==> flow/design.v <==
module cordic_dds # (
   parameter DW = 16,                
   parameter PIPE_DEPTH = 14,        
   parameter limP = 16'h4dba         
)
( 
   sin_o, cos_o, err_o,
   clk, phase_i
);
   input             clk;
   input [DW-1:0]    phase_i;        
   output [DW:0]     sin_o, cos_o;   
   output [DW:0]     err_o;          
   reg [DW:0] cos_r, sin_o_r;
   reg [DW:0] x[PIPE_DEPTH:0];
   reg [DW:0] y[PIPE_DEPTH:0];
   reg [DW:0] z[PIPE_DEPTH:0];
   reg [1:0] quadrant [PIPE_DEPTH:0];
   wire [DW:0] atan_rom[PIPE_DEPTH:0];
   assign atan_rom[0] = 8189;
   assign atan_rom[1] = 4834;
   assign atan_rom[2] = 2554;
   assign atan_rom[3] = 1296;
   assign atan_rom[4] = 650;
   assign atan_rom[5] = 325;
   assign atan_rom[6] = 162;
   assign atan_rom[7] = 81;
   assign atan_rom[8] = 40;
   assign atan_rom[9] = 20;
   assign atan_rom[10] = 10;
   assign atan_rom[11] = 5;
   assign atan_rom[12] = 2;
   assign atan_rom[13] = 1;
   assign atan_rom[14] = 0;
   always @ (posedge clk) begin  
      x[0] <= {1'b0, limP};
      y[0] <= 0;
      z[0] <= {3'b0, phase_i[DW-1-2:0]};  
   end
   always @ (posedge clk) begin  
      x[1] <= x[0] - y[0];
      y[1] <= x[0] + y[0];
      z[1] <= z[0] - atan_rom[0];  
   end
   generate
      genvar k;
      for(k=1; k<PIPE_DEPTH; k=k+1) begin
         always @ (posedge clk) begin
            if (z[k][DW]) begin  
               x[k+1] <= x[k] + {{k{y[k][DW]}},y[k][DW:k]};  
               y[k+1] <= y[k] - {{k{x[k][DW]}},x[k][DW:k]};  
               z[k+1] <= z[k] + atan_rom[k];
            end else begin
               x[k+1] <= x[k] - {{k{y[k][DW]}},y[k][DW:k]};
               y[k+1] <= y[k] + {{k{x[k][DW]}},x[k][DW:k]};
               z[k+1] <= z[k] - atan_rom[k];
            end
         end
      end
   endgenerate
   always @ (posedge clk) begin
      quadrant[0] <= phase_i[DW-1:DW-2];
   end
   generate
      genvar j;
      for(j=0; j<PIPE_DEPTH; j=j+1) begin
         always @ (posedge clk) begin
            quadrant[j+1] <= quadrant[j];
         end
      end
   endgenerate
   always @ (posedge clk)
      case(quadrant[PIPE_DEPTH])
         2'b00: begin
            cos_r <= x[PIPE_DEPTH];  
            sin_o_r <= y[PIPE_DEPTH];  
         end
         2'b01: begin
            cos_r <= ~(y[PIPE_DEPTH]) + 1'b1;  
            sin_o_r <= x[PIPE_DEPTH];  
         end
         2'b10: begin
            cos_r <= ~(x[PIPE_DEPTH]) + 1'b1;  
            sin_o_r <= ~(y[PIPE_DEPTH]) + 1'b1;  
         end
         2'b11: begin
            cos_r <= y[PIPE_DEPTH];  
            sin_o_r <= ~(x[PIPE_DEPTH]) + 1'b1;  
         end
      endcase
   assign cos_o = cos_r;
   assign sin_o = sin_o_r;
   assign err_o = z[PIPE_DEPTH];
endmodule
==> reports on cordic_dds <==
== Reports on cordic_dds ==
Tool output for the design above before and after an edit, in the order of the flow.
"original" refers to lines of the RTL above, "edited" to lines of the edited file.
"change": "edited" minus "original" as printed here.
Operators carry their Yosys type and port widths (W data, S select, Z words).
Cell names lack the library's common part.
The mark - stands for no value.
Inputs
  top: cordic_dds
  clock: clk
  library: sky130hd
  corner: tt_025C_1v80

== The edit ==
The edit as a unified diff against the file above.
A script made this edit. It changes what the design does and was not meant as an optimisation.
begin of diff
@@ -1,5 +1,5 @@
 module cordic_dds # (
    parameter DW = 16,                
-   parameter PIPE_DEPTH = 14,        
+   parameter PIPE_DEPTH = 11,        
    parameter limP = 16'h4dba         
 )
end of diff

== After elaboration ==
Source: Yosys, flattened and elaborated. Widths are those after wreduce; folded enables and synchronous resets count as part of the registers. Registers that Yosys merges into a memory's read port (data or address) are not register bits. Print and check cells do not count. Equal cells are merged and count once.
Bit counts
  input port bits: original 17, edited 17, change 0
  bits in registers: original 752, edited 593, change -159
  word-level cells: original 182, edited 143, change -39
  output and inout bits: original 51, edited 51, change 0
Operators by class
  bitwise logic cells: original 2, edited 2, change 0
  reduce/logical cells: original 1, edited 1, change 0
  equality and inequality tests: original 3, edited 3, change 0
  add/subtract/negate cells: original 77, edited 59, change -18
  multiplexer cells: original 41, edited 32, change -9
Operators by type and width
  $mux W17: original 37, edited 28, change -9
  $add A17 B17 Y17: original 22, edited 16, change -6
  $sub A17 B17 Y17: original 22, edited 16, change -6
  $add A17 B1 Y17 const B: original 3, edited 2, change -1
  $add A17 B2 Y17 const B: original 1, edited 0, change -1
  $add A17 B3 Y17 const B: original 1, edited 0, change -1
  $sub A17 B1 Y17 const B: original 1, edited 0, change -1
  $sub A17 B2 Y17 const B: original 1, edited 0, change -1
  $sub A17 B3 Y17 const B: original 1, edited 0, change -1
  $add A15 B13 Y16: original 2, edited 2, change 0
  $eq A2 B2 Y1 const B: original 2, edited 2, change 0
  $mux W15: original 2, edited 2, change 0
  $not A17 Y17: original 2, edited 2, change 0
  $pmux W17 S4: original 2, edited 2, change 0
  $sub A15 B13 Y16: original 2, edited 2, change 0
  $add A17 B10 Y17 const B: original 1, edited 1, change 0
  $add A17 B11 Y17 const B: original 1, edited 1, change 0
  $add A17 B12 Y17 const B: original 1, edited 1, change 0
  $add A17 B13 Y17 const B: original 1, edited 1, change 0
  $add A17 B4 Y17 const B: original 1, edited 1, change 0
  $add A17 B5 Y17 const B: original 1, edited 1, change 0
  $add A17 B6 Y17 const B: original 1, edited 1, change 0
  $add A17 B7 Y17 const B: original 1, edited 1, change 0
  $add A17 B8 Y17 const B: original 1, edited 1, change 0
  $add A17 B9 Y17 const B: original 1, edited 1, change 0
  $eq A2 B1 Y1 const B: original 1, edited 1, change 0
  $logic_not A2 Y1: original 1, edited 1, change 0
  $sub A14 B13 Y15 const B: original 1, edited 1, change 0
Not every row of either side is listed.

== Longest topological paths ==
Yosys ltp: most cells in a row. Word level: on the elaborated netlist, between registers, memories and ports. Mapped: between sequential cells and ports; inverters and the memories' decode and read muxes count.
Depth
  depth in word-level cells: original 3, edited 3, change 0
  ABC_AREA: original 0, edited 0
  depth in mapped cells: original 17, edited 16, change -1

== Mapped cells and area ==
Yosys stat after the flow's synthesis: flattened, memories mapped to cells. It holds for the ABC_AREA given above (unset counts as 0); a run with the other value may have another netlist.
Mapped netlist
  standard cells after synthesis: original 4873, edited 3795, change -1078
  buffer cells: original 61, edited 54, change -7
  flip-flop cells: original 718, edited 559, change -159
  cell area after synthesis (sq um): original 43683.1, edited 34016.4, change -9666.7
Cells by type
  ha_1: original 597, edited 428, change -169
  dfxtp_1: original 718, edited 559, change -159
  nor2_1: original 406, edited 281, change -125
  a21oi_1: original 495, edited 378, change -117
  o21ai_0: original 279, edited 183, change -96
  xnor2_1: original 442, edited 348, change -94
  a21o_1: original 189, edited 117, change -72
  inv_1: original 284, edited 217, change -67
  xor2_1: original 218, edited 154, change -64
  nand2_1: original 227, edited 201, change -26
  o21bai_1: original 62, edited 39, change -23
  nor3_1: original 116, edited 98, change -18
  nand4_1: original 24, edited 9, change -15
  nand3_1: original 73, edited 62, change -11
  nand2b_1: original 63, edited 52, change -11
  a31oi_1: original 50, edited 61, change +11
  o21a_1: original 72, edited 62, change -10
  nor2b_1: original 48, edited 38, change -10
Not every row of either side is listed.

== Timing after synthesis ==
Path of least setup slack by OpenSTA after synthesis, without wires, with an ideal clock, recovery checks aside; 20% of the period is set as input and as output delay. Where synthesis merged equal registers, the netlist keeps one of their names.
Timing post-synthesis
  kind: original register -> register, edited register -> register
  from: original reg z[4][16], edited reg z[10][16]
  to: original reg y[5][16], edited reg x[11][16]
  required time (ps): original 4882, edited 4928, change +46
  arrival time (ps): original 3384, edited 3363, change -21
  path slack (ps): original 1498, edited 1565, change +67
  stages on the path: original 13, edited 14, change +1
  path delay (ps): original 3502, edited 3435, change -67
  setup time (ps): original 118, edited 72, change -46
  clock period (ps): original 5000, edited 5000, change 0
  launch time at the first pin (ps): original 0, edited 0, change 0
  period reached after synthesis (ps): original 3502, edited 3435, change -67
"path delay" is the arrival time less input delay plus setup time.
"stages on the path" counts driving pins, that of a launching flip-flop among them; a cell with two outputs on the path counts twice.
"period reached after synthesis" = period - worst setup slack (recovery checks aside). The figure is calculated, with input and output delays left at 20% of the set period.
The rows between start and end are the longest chain of elaborated cells between them; the timing report does not say that the signal goes this way. Where chains are equally long, one stands for them.
Each line given opens the expression or statement behind the cell; cells for indexed reads and writes are added by Yosys, which also makes memories of some case tables.
Between the ends, post-synthesis, original
  cell sequence: dfxtp_1 clkbuf_1 buf_1 mux2i_1 fa_1 a211o_1 a2111o_1 a31oi_1 o21ai_1 a21o_1 and4_4 o32a_1 xnor2_1
  cells in the longest elaborated chain: 1
  elaborated cells on any way between the ends: 1
  RTL lines with such cells: 1
RTL lines, path post-synthesis, original
  from (decl): line 17  | reg [DW:0] z[PIPE_DEPTH:0];
  from (assign): line 52  | z[k+1] <= z[k] + atan_rom[k];
  from (assign): line 56  | z[k+1] <= z[k] - atan_rom[k];
  $mux W17: line 49  | if (z[k][DW]) begin
  to (assign): line 51  | y[k+1] <= y[k] - {{k{x[k][DW]}},x[k][DW:k]};
  to (assign): line 55  | y[k+1] <= y[k] + {{k{x[k][DW]}},x[k][DW:k]};
  to (decl): line 16  | reg [DW:0] y[PIPE_DEPTH:0];
Between the ends, post-synthesis, edited
  cell sequence: dfxtp_1 clkbuf_1 inv_1 clkbuf_1 o21ai_0 xnor2_1 ha_1 a21o_1 a221oi_2 o22ai_1 o41ai_1 o21bai_1 a21oi_1 xnor2_1
  cells in the longest elaborated chain: 1
  elaborated cells on any way between the ends: 1
  RTL lines with such cells: 1
RTL lines, path post-synthesis, edited
  from (decl): line 17  | reg [DW:0] z[PIPE_DEPTH:0];
  from (assign): line 52  | z[k+1] <= z[k] + atan_rom[k];
  from (assign): line 56  | z[k+1] <= z[k] - atan_rom[k];
  $mux W17: line 49  | if (z[k][DW]) begin
  to (assign): line 50  | x[k+1] <= x[k] + {{k{y[k][DW]}},y[k][DW:k]};
  to (assign): line 54  | x[k+1] <= x[k] - {{k{y[k][DW]}},y[k][DW:k]};
  to (decl): line 15  | reg [DW:0] x[PIPE_DEPTH:0];

== Timing after layout ==
From the final timing report of the runs of pair A: the path of least setup slack in the routed layout; clock arrival at registers is part of the times.
The path's times are printed in steps of 10 ps; the period is the one set.
Timing post-layout
  kind: original register -> register, edited register -> register
  from: original reg z[11][16], edited reg z[8][16]
  to: original reg x[12][16], edited reg x[9][14]
  clock period (ps): original 5000, edited 5000, change 0
  path slack (ps): original 1130, edited 1260, change +130
  launch time at the first pin (ps): original 620, edited 600, change -20
  required time (ps): original 5530, edited 5540, change +10
  stages on the path: original 12, edited 10, change -2
  setup time (ps): original 110, edited 70, change -40
  arrival time (ps): original 4400, edited 4280, change -120
The rows between start and end are the longest chain of elaborated cells between them; the timing report does not say that the signal goes this way. Where chains are equally long, one stands for them.
Between the ends, post-layout, original
  cell sequence: dfxtp_1 inv_1 nor2_1 a21oi_1 ha_1 or2_2 nor4_1 o21ai_0 a31oi_1 o21ai_0 a21oi_1 xnor2_1
  cells in the longest elaborated chain: 1
  elaborated cells on any way between the ends: 1
  RTL lines with such cells: 1
RTL lines, path post-layout, original
  from (decl): line 17  | reg [DW:0] z[PIPE_DEPTH:0];
  from (assign): line 52  | z[k+1] <= z[k] + atan_rom[k];
  from (assign): line 56  | z[k+1] <= z[k] - atan_rom[k];
  $mux W17: line 49  | if (z[k][DW]) begin
  to (assign): line 50  | x[k+1] <= x[k] + {{k{y[k][DW]}},y[k][DW:k]};
  to (assign): line 54  | x[k+1] <= x[k] - {{k{y[k][DW]}},y[k][DW:k]};
  to (decl): line 15  | reg [DW:0] x[PIPE_DEPTH:0];
Between the ends, post-layout, edited
  cell sequence: dfxtp_1 mux2_2 fa_1 a21o_1 a21oi_1 o21ai_0 a2111oi_1 nor2_1 a221oi_1 xnor2_1
  cells in the longest elaborated chain: 1
  elaborated cells on any way between the ends: 1
  RTL lines with such cells: 1
RTL lines, path post-layout, edited
  from (decl): line 17  | reg [DW:0] z[PIPE_DEPTH:0];
  from (assign): line 52  | z[k+1] <= z[k] + atan_rom[k];
  from (assign): line 56  | z[k+1] <= z[k] - atan_rom[k];
  $mux W17: line 49  | if (z[k][DW]) begin
  to (assign): line 50  | x[k+1] <= x[k] + {{k{y[k][DW]}},y[k][DW:k]};
  to (assign): line 54  | x[k+1] <= x[k] - {{k{y[k][DW]}},y[k][DW:k]};
  to (decl): line 15  | reg [DW:0] x[PIPE_DEPTH:0];

== Flow runs ==
Runs of the flow (Yosys, OpenROAD) on both versions; the two runs of a pair have the same settings. The constraints put input and output delay at 20% of the set period each and load the outputs with 0.01 pF.
Flow settings, pair A
  CORE_UTILIZATION: 40
  period_ns: 5.0
  CAP_MARGIN: 20
  CORE_MARGIN: 2
  SLEW_MARGIN: 20
Measured results, pair A
  reached clock period (ps): original 3866, edited 3741, change -125
  worst setup slack after layout (ps): original 1134, edited 1259, change +125
  netlist area reported by Yosys (sq um): original 43683.1, edited 34016.4, change -9666.7
  standard-cell area after layout (sq um): original 48943.2, edited 38257.9, change -10685.3
  overall die area (sq um): original 111867.0, edited 87388.2, change -24478.8
Flow settings, pair B
  CORE_UTILIZATION: 26
  CTS_CLUSTER_DIAMETER: 232
  CTS_CLUSTER_SIZE: 23
  GPL_ROUTABILITY_DRIVEN: 0
  GPL_TIMING_DRIVEN: 0
  PLACE_DENSITY_LB_ADDON: 0.26
  SETUP_SLACK_MARGIN: 0.45
  TNS_END_PERCENT: 10
  period_ns: 7.0
  CAP_MARGIN: 20
  CORE_MARGIN: 2
  SLEW_MARGIN: 20
Measured results, pair B
  reached clock period (ps): original 4642, edited 4278, change -364
  worst setup slack after layout (ps): original 2358, edited 2722, change +364
  netlist area reported by Yosys (sq um): original 43683.1, edited 34016.4, change -9666.7
  standard-cell area after layout (sq um): original 48133.7, edited 37617.3, change -10516.4
  overall die area (sq um): original 171305.0, edited 133740.0, change -37565.0
By "reached clock period" is meant the clock period of the run minus its worst setup slack. This is arithmetic on one report: input and output delays are still those of the set period (20% each).
